==> flow/design.v <==
module mcs_bridge(
  input  [31:0] io_io_address,
  input         io_io_addr_strobe,
  input  [31:0] io_io_write_data,
  input         io_io_write_strobe,
  input  [3:0]  io_io_byte_enable,
  output [31:0] io_io_read_data,
  input         io_io_read_strobe,
  output        io_fp_video_cs,
                io_fp_mmio_cs,
                io_fp_write,
                io_fp_read,
  output [20:0] io_fp_addr,
  output [31:0] io_fp_wr_data,
  input  [31:0] io_fp_rd_data
);
  wire mcs_bridge_enable = io_io_address[31:24] == 8'hC0;
  assign io_io_read_data = io_fp_rd_data;
  assign io_fp_video_cs = mcs_bridge_enable & io_io_address[23];
  assign io_fp_mmio_cs = mcs_bridge_enable & ~(io_io_address[23]);
  assign io_fp_write = io_io_write_strobe;
  assign io_fp_read = io_io_read_strobe;
  assign io_fp_addr = io_io_address[22:2];
  assign io_fp_wr_data = io_io_write_data;
endmodule
module mmio_controller(
  input               io_fp_video_cs,
                      io_fp_mmio_cs,
                      io_fp_write,
                      io_fp_read,
  input  [20:0]       io_fp_addr,
  input  [31:0]       io_fp_wr_data,
  output [31:0]       io_fp_rd_data,
  output [63:0]       io_slot_cs,
  output [63:0][4:0]  io_slot_reg_addr,
  output [63:0][31:0] io_slot_write_data,
  output [63:0]       io_slot_write,
  input  [63:0][31:0] io_slot_read_data,
  output [63:0]       io_slot_read
);
  assign io_fp_rd_data = io_fp_read ? io_slot_read_data[io_fp_addr[10:5]] : 32'h0;
  assign io_slot_cs = io_fp_mmio_cs ? 64'h1 << io_fp_addr[10:5] : 64'h0;
  assign io_slot_reg_addr = {64{io_fp_addr[4:0]}};
  assign io_slot_write_data = {64{io_fp_wr_data}};
  assign io_slot_write = {64{io_fp_write}};
  assign io_slot_read = {64{io_fp_read}};
endmodule
module GPO(
  input                                          clock,
                                                 reset,
  input  [4:0]                                   slot_io_address,
  output [31:0]                                  slot_io_rd_data,
  input  [31:0]                                  slot_io_wr_data,
  input                                          slot_io_read,
                                                 slot_io_write,
                                                 slot_io_cs,
  output [15:0]                                  io
);
  reg [15:0] buf_gpo;
  always @(posedge clock) begin
    if (reset)
      buf_gpo <= 16'h0;
    else if (slot_io_write & slot_io_cs)
      buf_gpo <= slot_io_wr_data[15:0];
  end  
  assign slot_io_rd_data = {16'h0, buf_gpo};
  assign io = buf_gpo;
endmodule
module GPI(
  input         clock,
                reset,
  input  [4:0]  slot_io_address,
  output [31:0] slot_io_rd_data,
  input  [31:0] slot_io_wr_data,
  input         slot_io_read,
                slot_io_write,
                slot_io_cs,
  input  [15:0] io_data_in
);
  reg [31:0] buf_in;
  always @(posedge clock) begin
    if (reset)
      buf_in <= 32'h0;
    else
      buf_in <= {16'h0, io_data_in};
  end  
  assign slot_io_rd_data = buf_in;
endmodule
module timer(
  input         clock,
                reset,
  input  [4:0]  slot_io_address,
  output [31:0] slot_io_rd_data,
  input  [31:0] slot_io_wr_data,
  input         slot_io_read,
                slot_io_write,
                slot_io_cs
);
  reg [63:0] count;
  reg [31:0] config_reg;
  wire        wr_en = slot_io_write & slot_io_cs;
  always @(posedge clock) begin
    if (reset) begin
      count <= 64'h0;
      config_reg <= 32'h0;
    end
    else begin
      if (config_reg[0])
        count <= 64'h0;
      else if (wr_en & slot_io_address == 5'h1)
        count[31:0] <= slot_io_wr_data;
      else if (wr_en & slot_io_address == 5'h2)
        count[63:32] <= slot_io_wr_data;
      else if (config_reg[1])
        count <= count + 64'h1;
      if (slot_io_write & slot_io_cs & ~(|slot_io_address))
        config_reg <= slot_io_wr_data;
    end
  end  
  assign slot_io_rd_data =
    (|slot_io_address)
      ? (slot_io_address == 5'h1
           ? count[31:0]
           : slot_io_address == 5'h2 ? count[63:32] : 32'h0)
      : config_reg;
endmodule
module SevSegDisplay(
  input         clock,
                reset,
                io_enable_7seg,
  input  [31:0] io_display_data,
  output [7:0]  io_anode_select,
  output [6:0]  io_segs
);
  reg  [15:0]      anode_prescaler_c_value;
  reg  [2:0]       count;
  wire [7:0]       _GEN = io_enable_7seg ? ~(8'h1 << count) : 8'h1;
  wire [3:0]       digit =
    _GEN == 8'hFE
      ? io_display_data[3:0]
      : _GEN == 8'hFD
          ? io_display_data[7:4]
          : _GEN == 8'hFB
              ? io_display_data[11:8]
              : _GEN == 8'hF7
                  ? io_display_data[15:12]
                  : _GEN == 8'hEF
                      ? io_display_data[19:16]
                      : _GEN == 8'hDF
                          ? io_display_data[23:20]
                          : _GEN == 8'hBF
                              ? io_display_data[27:24]
                              : _GEN == 8'h7F ? io_display_data[31:28] : 4'h0;
  wire [6:0]       _GEN_0 = {3'h0, digit != 4'hE, 3'h6};
  wire [15:0][6:0] _GEN_1 =
    {{_GEN_0},
     {_GEN_0},
     {7'h21},
     {7'h46},
     {7'h3},
     {7'h8},
     {7'h10},
     {7'h0},
     {7'h78},
     {7'h2},
     {7'h12},
     {7'h19},
     {7'h30},
     {7'h24},
     {7'h79},
     {7'h40}};
  wire             anode_prescaler_wrap_wrap = anode_prescaler_c_value == 16'h9C3F;
  always @(posedge clock) begin
    if (reset) begin
      anode_prescaler_c_value <= 16'h0;
      count <= 3'h0;
    end
    else if (reset) begin
      anode_prescaler_c_value <= 16'h0;
      count <= 3'h0;
    end
    else begin
      if (io_enable_7seg) begin
        if (anode_prescaler_wrap_wrap)
          anode_prescaler_c_value <= 16'h0;
        else
          anode_prescaler_c_value <= anode_prescaler_c_value + 16'h1;
      end
      if (~reset & io_enable_7seg & anode_prescaler_wrap_wrap)
        count <= count + 3'h1;
    end
  end  
  assign io_anode_select = _GEN;
  assign io_segs = _GEN_1[digit];
endmodule
module SevSegDisplay_core(
  input                                                               clock,
                                                                      reset,
  input  [4:0]                                                        slot_io_address,
  output [31:0]                                                       slot_io_rd_data,
  input  [31:0]                                                       slot_io_wr_data,
  input                                                               slot_io_read,
                                                                      slot_io_write,
                                                                      slot_io_cs,
  output [14:0]                                                       io
);
  wire [7:0]  _seg7_io_anode_select;
  wire [6:0]  _seg7_io_segs;
  reg  [31:0] config_reg;
  wire        _GEN = slot_io_address == 5'h0;
  reg  [31:0] display_data;
  wire        _GEN_0 = slot_io_address == 5'h1;
  wire        wr_en = slot_io_write & slot_io_cs;
  always @(posedge clock) begin
    if (reset) begin
      config_reg <= 32'h0;
      display_data <= 32'h0;
    end
    else begin
      if (_GEN & wr_en)
        config_reg <= slot_io_wr_data;
      if (_GEN_0 & wr_en)
        display_data <= slot_io_wr_data;
    end
  end  
  SevSegDisplay seg7 (
    .clock           (clock),
    .reset           (reset),
    .io_enable_7seg  (config_reg[0]),
    .io_display_data (display_data),
    .io_anode_select (_seg7_io_anode_select),
    .io_segs         (_seg7_io_segs)
  );
  assign slot_io_rd_data = _GEN_0 ? display_data : _GEN ? config_reg : 32'h0;
  assign io = {_seg7_io_anode_select, _seg7_io_segs};
endmodule
module mmio_subsystem(
  input         clock,
                reset,
                io_fp_video_cs,
                io_fp_mmio_cs,
                io_fp_write,
                io_fp_read,
  input  [20:0] io_fp_addr,
  input  [31:0] io_fp_wr_data,
  output [31:0] io_fp_rd_data,
  input  [15:0] io_data_in,
  output [15:0] io_data_out,
  output [7:0]  io_anode_assert,
  output [6:0]  io_segs
);
  wire [31:0]       _sevenSegDisplay_slot_io_rd_data;
  wire [14:0]       _sevenSegDisplay_io;
  wire [31:0]       _timer_slot_io_rd_data;
  wire [31:0]       _gpi_slot_io_rd_data;
  wire [31:0]       _gpo_slot_io_rd_data;
  wire [15:0]       _gpo_io;
  wire [63:0]       _mmioController_io_slot_cs;
  wire [63:0][4:0]  _mmioController_io_slot_reg_addr;
  wire [63:0][31:0] _mmioController_io_slot_write_data;
  wire [63:0]       _mmioController_io_slot_write;
  wire [63:0]       _mmioController_io_slot_read;
  mmio_controller mmioController (
    .io_fp_video_cs     (io_fp_video_cs),
    .io_fp_mmio_cs      (io_fp_mmio_cs),
    .io_fp_write        (io_fp_write),
    .io_fp_read         (io_fp_read),
    .io_fp_addr         (io_fp_addr),
    .io_fp_wr_data      (io_fp_wr_data),
    .io_fp_rd_data      (io_fp_rd_data),
    .io_slot_cs         (_mmioController_io_slot_cs),
    .io_slot_reg_addr   (_mmioController_io_slot_reg_addr),
    .io_slot_write_data (_mmioController_io_slot_write_data),
    .io_slot_write      (_mmioController_io_slot_write),
    .io_slot_read_data
      ({{32'hFFFFFFFF},
        {32'hFFFFFFFF},
        {32'hFFFFFFFF},
        {32'hFFFFFFFF},
        {32'hFFFFFFFF},
        {32'hFFFFFFFF},
        {32'hFFFFFFFF},
        {32'hFFFFFFFF},
        {32'hFFFFFFFF},
        {32'hFFFFFFFF},
        {32'hFFFFFFFF},
        {32'hFFFFFFFF},
        {32'hFFFFFFFF},
        {32'hFFFFFFFF},
        {32'hFFFFFFFF},
        {32'hFFFFFFFF},
        {32'hFFFFFFFF},
        {32'hFFFFFFFF},
        {32'hFFFFFFFF},
        {32'hFFFFFFFF},
        {32'hFFFFFFFF},
        {32'hFFFFFFFF},
        {32'hFFFFFFFF},
        {32'hFFFFFFFF},
        {32'hFFFFFFFF},
        {32'hFFFFFFFF},
        {32'hFFFFFFFF},
        {32'hFFFFFFFF},
        {32'hFFFFFFFF},
        {32'hFFFFFFFF},
        {32'hFFFFFFFF},
        {32'hFFFFFFFF},
        {32'hFFFFFFFF},
        {32'hFFFFFFFF},
        {32'hFFFFFFFF},
        {32'hFFFFFFFF},
        {32'hFFFFFFFF},
        {32'hFFFFFFFF},
        {32'hFFFFFFFF},
        {32'hFFFFFFFF},
        {32'hFFFFFFFF},
        {32'hFFFFFFFF},
        {32'hFFFFFFFF},
        {32'hFFFFFFFF},
        {32'hFFFFFFFF},
        {32'hFFFFFFFF},
        {32'hFFFFFFFF},
        {32'hFFFFFFFF},
        {32'hFFFFFFFF},
        {32'hFFFFFFFF},
        {32'hFFFFFFFF},
        {32'hFFFFFFFF},
        {32'hFFFFFFFF},
        {32'hFFFFFFFF},
        {32'hFFFFFFFF},
        {32'hFFFFFFFF},
        {32'hFFFFFFFF},
        {32'hFFFFFFFF},
        {32'hFFFFFFFF},
        {32'hFFFFFFFF},
        {_sevenSegDisplay_slot_io_rd_data},
        {_timer_slot_io_rd_data},
        {_gpi_slot_io_rd_data},
        {_gpo_slot_io_rd_data}}),
    .io_slot_read       (_mmioController_io_slot_read)
  );
  GPO gpo (
    .clock           (clock),
    .reset           (reset),
    .slot_io_address (_mmioController_io_slot_reg_addr[6'h0]),
    .slot_io_rd_data (_gpo_slot_io_rd_data),
    .slot_io_wr_data (_mmioController_io_slot_write_data[6'h0]),
    .slot_io_read    (_mmioController_io_slot_read[0]),
    .slot_io_write   (_mmioController_io_slot_write[0]),
    .slot_io_cs      (_mmioController_io_slot_cs[0]),
    .io              (_gpo_io)
  );
  GPI gpi (
    .clock           (clock),
    .reset           (reset),
    .slot_io_address (_mmioController_io_slot_reg_addr[6'h1]),
    .slot_io_rd_data (_gpi_slot_io_rd_data),
    .slot_io_wr_data (_mmioController_io_slot_write_data[6'h1]),
    .slot_io_read    (_mmioController_io_slot_read[1]),
    .slot_io_write   (_mmioController_io_slot_write[1]),
    .slot_io_cs      (_mmioController_io_slot_cs[1]),
    .io_data_in      (io_data_in)
  );
  timer timer (
    .clock           (clock),
    .reset           (reset),
    .slot_io_address (_mmioController_io_slot_reg_addr[6'h2]),
    .slot_io_rd_data (_timer_slot_io_rd_data),
    .slot_io_wr_data (_mmioController_io_slot_write_data[6'h2]),
    .slot_io_read    (_mmioController_io_slot_read[2]),
    .slot_io_write   (_mmioController_io_slot_write[2]),
    .slot_io_cs      (_mmioController_io_slot_cs[2])
  );
  SevSegDisplay_core sevenSegDisplay (
    .clock           (clock),
    .reset           (reset),
    .slot_io_address (_mmioController_io_slot_reg_addr[6'h3]),
    .slot_io_rd_data (_sevenSegDisplay_slot_io_rd_data),
    .slot_io_wr_data (_mmioController_io_slot_write_data[6'h3]),
    .slot_io_read    (_mmioController_io_slot_read[3]),
    .slot_io_write   (_mmioController_io_slot_write[3]),
    .slot_io_cs      (_mmioController_io_slot_cs[3]),
    .io              (_sevenSegDisplay_io)
  );
  assign io_data_out = _gpo_io;
  assign io_anode_assert = _sevenSegDisplay_io[14:7];
  assign io_segs = _sevenSegDisplay_io[6:0];
endmodule
module Top(
  input         clock,
                reset,
  input  [31:0] io_address,
  input         io_addr_strobe,
  input  [31:0] io_write_data,
  input         io_write_strobe,
  input  [3:0]  io_byte_enable,
  input         io_read_strobe,
  output [31:0] io_read_data,
  input  [15:0] sw,
  output [15:0] led,
  output [7:0]  anode_assert,
  output [6:0]  segs
);
  wire [31:0] _mmioSubsystem_io_fp_rd_data;
  wire        _mcsBridge_io_fp_video_cs;
  wire        _mcsBridge_io_fp_mmio_cs;
  wire        _mcsBridge_io_fp_write;
  wire        _mcsBridge_io_fp_read;
  wire [20:0] _mcsBridge_io_fp_addr;
  wire [31:0] _mcsBridge_io_fp_wr_data;
  mcs_bridge mcsBridge (
    .io_io_address      (io_address),
    .io_io_addr_strobe  (io_addr_strobe),
    .io_io_write_data   (io_write_data),
    .io_io_write_strobe (io_write_strobe),
    .io_io_byte_enable  (io_byte_enable),
    .io_io_read_data    (io_read_data),
    .io_io_read_strobe  (io_read_strobe),
    .io_fp_video_cs     (_mcsBridge_io_fp_video_cs),
    .io_fp_mmio_cs      (_mcsBridge_io_fp_mmio_cs),
    .io_fp_write        (_mcsBridge_io_fp_write),
    .io_fp_read         (_mcsBridge_io_fp_read),
    .io_fp_addr         (_mcsBridge_io_fp_addr),
    .io_fp_wr_data      (_mcsBridge_io_fp_wr_data),
    .io_fp_rd_data      (_mmioSubsystem_io_fp_rd_data)
  );
  mmio_subsystem mmioSubsystem (
    .clock           (clock),
    .reset           (reset),
    .io_fp_video_cs  (_mcsBridge_io_fp_video_cs),
    .io_fp_mmio_cs   (_mcsBridge_io_fp_mmio_cs),
    .io_fp_write     (_mcsBridge_io_fp_write),
    .io_fp_read      (_mcsBridge_io_fp_read),
    .io_fp_addr      (_mcsBridge_io_fp_addr),
    .io_fp_wr_data   (_mcsBridge_io_fp_wr_data),
    .io_fp_rd_data   (_mmioSubsystem_io_fp_rd_data),
    .io_data_in      (sw),
    .io_data_out     (led),
    .io_anode_assert (anode_assert),
    .io_segs         (segs)
  );
endmodule
From RTL to reports: Top
What the tools print for Top, step after step.
Line numbers count from 1 in the design file above.
Operators carry their Yosys type and port widths (W data, S select, Z words).
Library cell names are shortened.
The mark n/a stands for no value.

set-up
  top module = Top
  clock port = clock
  standard-cell library = sky130hd
  library corner = tt_025C_1v80

Word level
Counts by Yosys on the flattened word-level netlist (proc, flatten, opt, wreduce; memories kept). Register bits leave out memories and registers merged into their read ports (data or address). Print and check cells are left out. Cells with the same type and inputs are merged into one.

cells by class
  equal/unequal tests = 14
  multiplexer cells = 22
  $mul = 1
  div/mod/pow operators = 0
  add/subtract/negate cells = 3
  shift operators = 4
  bitwise logic cells = 16
  reductions and logical operators = 7
  order comparisons = 0

operators by type and width
  kind                     count
  $shiftx A2048 B12 Y32    1
  $mux W32                 11
  $shiftx A112 B32 Y7      1
  $add A64 B1 Y64 const B  1
  $eq A8 B8 Y1 const B     8
  $mux W4                  9
  $mul A4 B3 Y7 const B    1
  $add A16 B1 Y16 const B  1
  $eq A16 B16 Y1 const B   1
  $mux W16                 1
  $and A1 B1 Y1            11
  $shl A1 B3 Y8 const A    1
  $eq A8 B7 Y1 const B     1
  $not A8 Y8               1
  $mux W8                  1
  $shl A1 B6 Y4 const A    1
  $eq A5 B1 Y1 const B     1
  $eq A5 B2 Y1 const B     1
  $logic_not A5 Y1         1
  $reduce_or A5 Y1         1
  $not A1 Y1               4
  $reduce_and A2 Y1        2
  $reduce_bool A2 Y1       2
  $ne A4 B4 Y1 const B     1
  $add A3 B1 Y3 const B    1
  $ne A2 B2 Y1 const B     1
  $reduce_or A2 Y1         1

bit counts
  memories kept = 0
  bits in latches = 0
  register bits = 227
  cells after elaboration = 77
  bits in writable memories = 0
  clocked read ports x word width = 0
  memory bits (read-only) = 0

Depth
Yosys ltp: most cells in a row. Word level: on the elaborated netlist, between registers, memories and ports. Mapped: between sequential cells and ports; inverters and the memories' decode and read muxes count.

depth
  depth after elaboration = 14
  ABC_AREA = 0
  mapped depth = 14

Netlist
The flow's flattened synthesis, as Yosys stat reports it; memories are mapped. The netlist is that of the ABC_AREA named above (0 if unset); the other value can give another one.

cells by type
  cell type  count  total area (um^2)
  dfxtp_1    211    4.22E+03
  nand2_1    331    1.24E+03
  a21oi_1    188    940.902
  clkbuf_1   106    397.882
  nor2_1     102    382.867
  o21ai_0    73     365.35
  mux4_2     16     360.346
  nand3_1    62     310.298
  nand4_1    38     237.728
  xor2_1     27     236.477
  o211ai_1   25     187.68
  nor2b_1    28     175.168
  xnor2_1    19     166.41
  ha_1       13     162.656
  a211oi_1   21     157.651
  a21boi_0   21     157.651
  and3_1     25     156.4
  a22o_1     17     148.893

Other cell types: 52; their cells: 235.

mapped netlist
  mapped area = 11,695.0 um^2
  flip-flops = 211
  sequential area = 4,224.1 um^2
  standard cells after synthesis = 1,558
  buffers = 123

The figures by module come from a second, unflattened synthesis with its own total; it is not the netlist above.

unflattened totals
  cell total of the unflattened synthesis = 5,304
  area total of the unflattened synthesis = 47,873.4 um^2

Each row is one instance without its submodules.

modules
  module              times used  area (um^2)  cells
  mmio_controller     1           34,875.9     3,740
  timer               1           5,918.2      805
  SevSegDisplay_core  1           2,980.4      288
  SevSegDisplay       1           1,844.3      223
  GPO                 1           977.2        105
  mcs_bridge          1           685.7        92
  GPI                 1           588.1        50
  mmio_subsystem      1           3.8          1
  Top                 1           0.0          0

Timing after synthesis
OpenSTA on the mapped netlist: ideal clock, no wires. The path of least setup slack (recovery checks aside). Input and output delay are each 20% of the period. Register names are those of the netlist, which keeps one name where synthesis merged equal registers.

timing path after synthesis
  kind = register to output
  from = register mmioSubsystem.sevenSegDisplay.seg7.count[2]
  to = output segs[1]
  arrival = 3.260 ns
  clock period = 4.5 ns
  driving pins on the path = 14
  required time = 3.600 ns
  external output delay = 0.900 ns
  path delay = 3.260 ns
  slack = 0.340 ns
  period reached after synthesis = 4.16 ns

"path delay" is the arrival time less input delay plus setup time.
At an output port there is no setup time.
"driving pins on the path" counts driving pins, that of a launching flip-flop among them; a cell with two outputs on the path counts twice.
"period reached after synthesis" is the clock period less the worst setup slack; recovery checks do not enter. This is arithmetic on one report: input and output delays are still those of the set period (20% each).
At most two assigning lines are given for a register; there are more.

between the ends, after synthesis
  cells stage by stage = dfxtp_1 clkbuf_1 inv_1 ha_1 nor4b_2 nand3_1 nand3_1 nor3_1 o32ai_1 inv_1 ha_1 inv_1 a21oi_1 mux2_2

RTL lines, path after synthesis
  item           line  text
  from (decl)    136   reg  [2:0]       count;
  from (assign)  176   count <= 3'h0;
  from (assign)  190   count <= count + 3'h1;
  to (decl)      402   output [6:0]  segs

Chain of elaborated cells between the ends: none given.

Timing after layout
From the final timing report of run A: the path of least setup slack in the routed layout; clock arrival at registers is part of the times.

timing path after layout
  kind = register to output
  from = register mmioSubsystem.sevenSegDisplay.seg7.count[0]
  to = output segs[0]
  required time = 3.29 ns
  arrival = 3.34 ns
  driving pins on the path = 16
  clock period = 4.11 ns
  slack = -0.06 ns
  external output delay = 0.82 ns

At most two assigning lines are given for a register; there are more.

between the ends, after layout
  cells stage by stage = dfxtp_2 ha_4 ha_4 buf_6 or4bb_4 buf_4 nor2_4 a211oi_2 o21ai_1 o21ai_1 buf_4 buf_4 buf_4 xnor2_1 a21oi_2 buf_2

RTL lines, path after layout
  item           line  text
  from (decl)    136   reg  [2:0]       count;
  from (assign)  176   count <= 3'h0;
  from (assign)  190   count <= count + 3'h1;
  to (decl)      402   output [6:0]  segs

Chain of elaborated cells between the ends: none given.

# Flow runs of Top

Top module Top; platform sky130hd; tools Yosys and OpenROAD; 3 stored runs in no particular order. Input and output delays are each 20% of the period that was set; the output load is 0.01 pF.
"clock period reached" is the run's clock period less its worst setup slack. It is reckoned from that one timing run; input and output delays stay at 20% of the period that was set.
"critical path time": the worst setup path's part of the clock period (all of it between registers, 20% less for each end at a port) less its slack. A launch clock that arrives late makes it longer, a capture clock that arrives late makes it shorter.
"total power of the final layout" is the tool's figure for a default switching activity; nothing was simulated.
A setting shown as n/a is not set for that run.

name                                    run A               run B            run C
ABC_AREA                                0                   n/a              n/a
CORE_MARGIN                             3                   2                2
CORE_UTILIZATION                        57                  39               22
MAX_ROUTING_LAYER                       met4                n/a              met5
MIN_ROUTING_LAYER                       met1                met2             met1
PLACE_DENSITY                           0.73                n/a              n/a
SLEW_MARGIN                             20                  20               40
period_ns                               4.11                4.5              3.82
CAP_MARGIN                              20                  20               5
CELL_PAD_IN_SITES_DETAIL_PLACEMENT      n/a                 1                1
CTS_CLUSTER_DIAMETER                    n/a                 38               n/a
GPL_TIMING_DRIVEN                       n/a                 1                n/a
HOLD_SLACK_MARGIN                       n/a                 0.27             n/a
PLACE_DENSITY_LB_ADDON                  n/a                 0.19             0.19
CELL_PAD_IN_SITES_GLOBAL_PLACEMENT      n/a                 n/a              1
CORE_ASPECT_RATIO                       n/a                 n/a              1.06
SETUP_SLACK_MARGIN                      n/a                 n/a              -0.09
worst setup slack after layout (ns)     -0.056              0.020            -0.332
clock period reached (ns)               4.166               4.480            4.152
total power of the final layout (mW)    4.551               5.343            5.433
critical path time (ns)                 3.34                2.68             3.39
critical path kind                      register to output  input to output  register to output
standard-cell area after layout (um^2)  15,068.2            15,458.6         16,072.9
utilization                             0.762               0.523            0.304
netlist area reported by Yosys (um^2)   11,695.0            11,695.0         11,695.0
setup total negative slack (ns)         -0.210              0.000            -1.904
lowest hold slack (ns)                  0.453               0.452            0.451
area inside the die boundary (um^2)     22,272.6            31,387.4         55,019.0
